==> flow/design.v <==
module MAC (
  input  wire        clk    ,
  input  wire        rst    ,
  input  wire [ 7:0] a_in   ,
  input  wire [ 7:0] w_in   ,
  input  wire [23:0] sum_in ,
  output reg  [23:0] sum_out,
  output wire [ 7:0] a_out  ,
  output wire [ 7:0] w_out
);
  reg [7:0] a_reg, w_reg;
  wire [23:0] sum    ;
  wire [15:0] product;
  assign product = a_reg * w_reg;
  assign sum     = sum_in + product;
  assign a_out   = a_reg;
  assign w_out   = w_reg;
  always @(posedge clk) begin
    a_reg   <= a_in;
    w_reg   <= w_in;
    sum_out <= sum;
  end
endmodule
module Quantization (
  input  wire [23:0] data_in ,
  output wire [ 7:0] data_out
);
  assign data_out = data_in < 255 ? data_in : 255;
endmodule
module Activation (
  input  wire [7:0] data_in ,
  input  wire [7:0] thresh  ,
  output wire [7:0] data_out
);
  assign data_out = data_in < thresh ? 0 : data_in;
endmodule
module Array #(parameter N = 4) (
  input  wire       clk          ,
  input  wire       rst          ,
  input  wire       start        ,
  input  wire [8*N-1:0] a_in    ,
  input  wire [8*N-1:0] w_in    ,
  output wire [8*N-1:0] y_out   ,
  output wire       ready        ,
  output wire       done
);
  wire [ 7:0] mac_a_in   [0:N-1][0:N-1];
  wire [ 7:0] mac_w_in   [0:N-1][0:N-1];
  wire [23:0] mac_sum_in [0:N-1][0:N-1];
  wire [23:0] mac_sum_out[0:N-1][0:N-1];
  wire [ 7:0] mac_a_out  [0:N-1][0:N-1];
  wire [ 7:0] mac_w_out  [0:N-1][0:N-1];
  wire [7:0] quantization[0:N-1];
  wire [7:0] activation  [0:N-1];
  parameter IDLE         = 2'b00;
  parameter LOAD_WEIGHTS = 2'b01;
  parameter COMPUTE      = 2'b10;
  parameter DONE         = 2'b11;
  reg [ 1:0] state, next_state;
  reg [31:0] counter;
  always @(posedge clk or posedge rst) begin
    if (rst) begin
      state <= IDLE;
    end else begin
      state <= next_state;
    end
  end
  always @(*) begin
    case (state)
      IDLE : begin
        next_state <= start ? LOAD_WEIGHTS : IDLE;
      end
      LOAD_WEIGHTS : begin
        next_state <= counter == N-1 ? COMPUTE : LOAD_WEIGHTS;
      end
      COMPUTE : begin
        next_state <= counter == 4*N-1 ? DONE : COMPUTE;
      end
      DONE : begin
        next_state <= IDLE;
      end
      default : next_state <= IDLE;
    endcase
  end
  assign ready = state == IDLE;
  assign done  = state == DONE;
  always @(posedge clk or posedge rst) begin
    if (rst) begin
      counter <= 0;
    end else begin
      if (state == IDLE) begin
        counter <= 0;
      end else begin
        counter <= counter + 1;
      end
    end
  end
  generate
    for (genvar i = 0; i < N; i = i + 1) begin
      for (genvar j = 0; j < N; j = j + 1) begin
        MAC mac_i_j (
          .clk(clk),
          .rst(rst),
          .a_in(mac_a_in[i][j]),
          .w_in(mac_w_in[i][j]),
          .sum_in(mac_sum_in[i][j]),
          .sum_out(mac_sum_out[i][j]),
          .a_out(mac_a_out[i][j]),
          .w_out(mac_w_out[i][j])
        );
        if (j != N-1) begin
          assign mac_a_in[i][j+1] = mac_a_out[i][j];
        end
        if (i != N-1) begin
          assign mac_sum_in[i+1][j] = mac_sum_out[i][j];
        end
        if (i > 0)
          assign mac_w_in[i][j] = state == LOAD_WEIGHTS ? mac_w_out[i-1][j] : mac_w_out[i][j];
      end
      assign mac_sum_in[0][i] = 0;
      assign mac_a_in[i][0]   = a_in[8*i+:8];
      assign mac_w_in[0][i]   = state == LOAD_WEIGHTS ? w_in[8*i+:8] : mac_w_out[0][i];
    end
  endgenerate
  generate
    for (genvar i = 0; i < N; i = i + 1) begin
      Quantization quantization_i (
        .data_in(mac_sum_out[N-1][i]),
        .data_out(quantization[i])
      );
      Activation activation_i (
        .data_in (quantization[i]),
        .thresh  (10             ),
        .data_out(activation[i]  )
      );
      assign y_out[8*i+:8] = activation[i];
    end
  endgenerate
endmodule
module top #(parameter N = 4) (
  input  wire           clk  ,
  input  wire           rst  ,
  input  wire           start,
  input  wire [8*N-1:0] a_in ,
  input  wire [8*N-1:0] w_in ,
  output wire [8*N-1:0] y_out,
  output wire           ready,
  output wire           done
);
  Array #(.N(N)) dut (
    .clk  (clk  ),
    .rst  (rst  ),
    .start(start),
    .a_in (a_in ),
    .w_in (w_in ),
    .y_out(y_out),
    .ready(ready),
    .done (done )
  );
endmodule
# Tool chain data of top
# The steps from the RTL of top to its reports follow in flow order.
# Lines are those of the file above, counted from 1.
# Not given: n/a
# setup
top	top
clock	clk
lib	sky130hd
lib_corner	tt_025C_1v80

# Elaborated design
# Counts by Yosys on the flattened word-level netlist (proc, flatten, opt, wreduce). Print and check cells are left out. Cells with the same type and inputs are merged into one.
# bits
latchBits	0
n_memories	0
mem_bits_ro	0
reg_bits	614
clocked_rd_ports_x_width	0
out_inout_bits	34
ram_bits	0
input_bits	67
# op_classes
n_mul	16
addsub	13
logic	0
n_shift	0
mux	13
div_mod_pow	0
compare	8
n_eq	5
reduce_logical	1
# op_table
op	count
8-bit by 8-bit multiplier with 16-bit output	16
24-bit by 16-bit adder with 24-bit output	4
24-bit by 8-bit less-than comparator with 1-bit output with constant B	4
17-bit by 16-bit adder with 18-bit output	4
16-bit by 16-bit adder with 17-bit output	4
8-bit 2-to-1 mux	8
32-bit by 1-bit adder with 32-bit output with constant B	1
32-bit by 2-bit == test with 1-bit output with constant B	1
32-bit by 4-bit == test with 1-bit output with constant B	1
8-bit by 4-bit less-than comparator with 1-bit output with constant B	4
32-bit 2-to-1 mux	1
2-bit parallel mux with 4-bit select	1
2-bit == test with constant B	2
2-bit by 1-bit == test with 1-bit output with constant B	1
2-bit zero test	1
2-bit 2-to-1 mux	1
1-bit 2-to-1 mux	2

# Longest topological paths
# Longest topological path by Yosys (ltp), each cell counted once; first at word level (registers and memories cut), then after technology mapping (sequential cells cut; the memories' decode and read muxes count).
# depth
depth_word	4
abc_area	1
depth_mapped	20

# Synthesis result
# Yosys stat after the flow's synthesis: flattened, memories mapped to cells. It holds for the ABC_AREA given above (unset counts as 0); a run with the other value may have another netlist.
# types
type	count	type_area_um2
sky130_fd_sc_hd__fa_1	748	1.5E+04
sky130_fd_sc_hd__inv_1	2259	8.48E+03
sky130_fd_sc_hd__dfxtp_1	408	8.17E+03
sky130_fd_sc_hd__ha_1	613	7.67E+03
sky130_fd_sc_hd__nand2_1	1821	6.84E+03
sky130_fd_sc_hd__edfxtp_1	128	3.84E+03
sky130_fd_sc_hd__nor2_1	287	1.08E+03
sky130_fd_sc_hd__a21oi_1	193	965.926
sky130_fd_sc_hd__clkbuf_1	238	893.357
sky130_fd_sc_hd__dfrtp_1	35	875.84
sky130_fd_sc_hd__xor2_1	95	832.048
sky130_fd_sc_hd__nand3_1	164	820.787
sky130_fd_sc_hd__o21ai_0	67	335.322
sky130_fd_sc_hd__nand4_1	34	212.704
sky130_fd_sc_hd__xnor2_1	22	192.685
sky130_fd_sc_hd__a31oi_1	23	143.888
sky130_fd_sc_hd__o21bai_1	19	142.637
sky130_fd_sc_hd__nor3_1	24	120.115
# Other cell types: 18; their cells: 119.
# synth_totals
mapped_cells	7297
yosys_area_um2	57400.1
ffs	572
n_buf	259

# Timing after synthesis
# OpenSTA on the mapped netlist: ideal clock, no wires. The path of least setup slack (recovery checks aside). Input and output delay are each 20% of the period. Register names are those of the netlist, which keeps one name where synthesis merged equal registers.
# synth_path
kind	flip-flop to flip-flop
startpoint	reg dut.genblk1[2].genblk1[3].mac_i_j.w_reg[2]
endpoint	reg dut.genblk1[2].genblk1[3].mac_i_j.sum_out[14]
arrival_ps	3774
delay_ps	3886
driving_pins	19
setup_ps	112
t_required_ps	4888
tclk_ps	5000
t_first_pin_ps	0
setup_slack_ps	1114
period_less_setup_slack_ps	3886
# "delay_ps" = arrival - input delay + setup time.
# "driving_pins" counts driving pins, that of a launching flip-flop among them; a cell with two outputs on the path counts twice.
# "period_less_setup_slack_ps" is the clock period less the worst setup slack; recovery checks do not enter. This is arithmetic on one report: input and output delays are still those of the set period (20% each).
# Between the ends stands the longest chain of elaborated cells between them, by number of cells; it is not shown to be the way that was timed. Of several equally long chains one is given.
# Each line given opens the expression or statement behind the cell; cells for indexed reads and writes are added by Yosys, which also makes memories of some case tables.
# synth_via
cell_sequence	sky130_fd_sc_hd__edfxtp_1 > sky130_fd_sc_hd__clkbuf_1 > sky130_fd_sc_hd__nand2_1 > sky130_fd_sc_hd__fa_1 > sky130_fd_sc_hd__fa_1 > sky130_fd_sc_hd__inv_1 > sky130_fd_sc_hd__fa_1 > sky130_fd_sc_hd__inv_1 > sky130_fd_sc_hd__fa_1 > sky130_fd_sc_hd__inv_1 > sky130_fd_sc_hd__ha_1 > sky130_fd_sc_hd__a21oi_1 > sky130_fd_sc_hd__nor2_1 > sky130_fd_sc_hd__nor2_1 > sky130_fd_sc_hd__nand2_1 > sky130_fd_sc_hd__nand2_1 > sky130_fd_sc_hd__nand2_1 > sky130_fd_sc_hd__nand2_1 > sky130_fd_sc_hd__nand2_1
elab_chain_len	2
cells_between	2
lines_between	2
# synth_lines
item	line_no	text
start: declaration	11	reg [7:0] a_reg, w_reg;
start: assignment	20	w_reg   <= w_in;
8-bit by 8-bit multiplier with 16-bit output	14
17-bit by 16-bit adder with 18-bit output	15
end: assignment	21	sum_out <= sum;
end: declaration	7	output reg  [23:0] sum_out,

# Path in the finished layout
# From the final timing report of flow run A: the path of least setup slack in the routed layout; clock arrival at registers is part of the times.
# The report prints the path's times to 10 ps; the period is as set.
# layout_path
kind	flip-flop to flip-flop
startpoint	reg dut.genblk1[2].genblk1[1].mac_i_j.a_reg[5]
endpoint	reg dut.genblk1[2].genblk1[1].mac_i_j.sum_out[13]
setup_slack_ps	320
setup_ps	120
arrival_ps	5250
driving_pins	18
tclk_ps	5000
t_first_pin_ps	690
t_required_ps	5570
# Between the ends stands the longest chain of elaborated cells between them, by number of cells; it is not shown to be the way that was timed. Of several equally long chains one is given.
# layout_via
cell_sequence	sky130_fd_sc_hd__dfxtp_1 > sky130_fd_sc_hd__clkbuf_1 > sky130_fd_sc_hd__nand2_1 > sky130_fd_sc_hd__fa_1 > sky130_fd_sc_hd__inv_1 > sky130_fd_sc_hd__fa_1 > sky130_fd_sc_hd__inv_1 > sky130_fd_sc_hd__fa_1 > sky130_fd_sc_hd__fa_1 > sky130_fd_sc_hd__inv_1 > sky130_fd_sc_hd__ha_1 > sky130_fd_sc_hd__nand2_1 > sky130_fd_sc_hd__o21ai_1 > sky130_fd_sc_hd__nand2_1 > sky130_fd_sc_hd__nand2_1 > sky130_fd_sc_hd__nand2_1 > sky130_fd_sc_hd__nand3_1 > sky130_fd_sc_hd__nand2_1
elab_chain_len	2
cells_between	2
lines_between	2
# layout_lines
item	line_no	text
start: declaration	11	reg [7:0] a_reg, w_reg;
start: assignment	19	a_reg   <= a_in;
8-bit by 8-bit multiplier with 16-bit output	14
17-bit by 16-bit adder with 18-bit output	15
end: assignment	21	sum_out <= sum;
end: declaration	7	output reg  [23:0] sum_out,

# Settings and measured results of 5 stored flow runs for module top (sky130hd), not sorted in any way. The constraints put input and output delay at 20% of the set period each and load the outputs with 0.01 pF.
# "timing.achieved_period_ps" = clock period - worst setup slack. The figure is calculated, with input and output delays left at 20% of the set period.
# "worst_setup_path_time_ps" means the part of the period allowed to the worst setup path (the constraints hold back 20% at inputs and 20% at outputs) less its slack; where the path has registers, the arrival times of their clocks count too.
# "worst_setup_path_time_ps" is known to 10 ps.
# Among the settings, n/a means not set for that run.
run name	ABC_AREA	CELL_PAD_IN_SITES_GLOBAL_PLACEMENT	CORE_ASPECT_RATIO	CORE_UTILIZATION	GPL_ROUTABILITY_DRIVEN	GPL_TIMING_DRIVEN	HOLD_SLACK_MARGIN	MAX_ROUTING_LAYER	SLEW_MARGIN	period_ns	CAP_MARGIN	CORE_MARGIN	CELL_PAD_IN_SITES_DETAIL_PLACEMENT	CTS_CLUSTER_DIAMETER	CTS_CLUSTER_SIZE	MIN_ROUTING_LAYER	SETUP_SLACK_MARGIN	PLACE_DENSITY_LB_ADDON	TNS_END_PERCENT	yosys_chip_area_um2	design.die.area_um2	utilization_frac	timing.setup.ws_ps	tns_setup_ps	final_hold_ws_ps	timing.achieved_period_ps	worst_setup_path_time_ps	critical_path_type
flow run A	1	2	0.5	17	0	0	0.21	met4	5	5.0	20	2	n/a	n/a	n/a	n/a	n/a	n/a	n/a	57400.1	342593.0	0.199	319	0	353	4681	4680	flip-flop to flip-flop
flow run B	n/a	n/a	n/a	40	n/a	n/a	n/a	n/a	20	4.76	20	2	n/a	n/a	n/a	n/a	n/a	n/a	n/a	53909.2	137726.0	0.45	203	0	418	4557	4560	flip-flop to flip-flop
flow run C	n/a	n/a	n/a	27	0	0	n/a	met5	20	5.0	30	10	2	378	82	met1	-0.28	n/a	n/a	53909.2	217935.0	0.297	-750	-5484	456	5750	5750	flip-flop to flip-flop
flow run D	n/a	n/a	n/a	27	0	0	n/a	met5	20	5.0	30	10	2	378	82	met1	-0.28	0.15	n/a	53909.2	217935.0	0.296	-1	-1	498	5001	5000	flip-flop to flip-flop
flow run E	1	2	0.5	17	0	0	n/a	met4	5	5.0	5	2	1	n/a	n/a	n/a	n/a	n/a	5	57400.1	342593.0	0.2	341	0	349	4659	4660	flip-flop to flip-flop
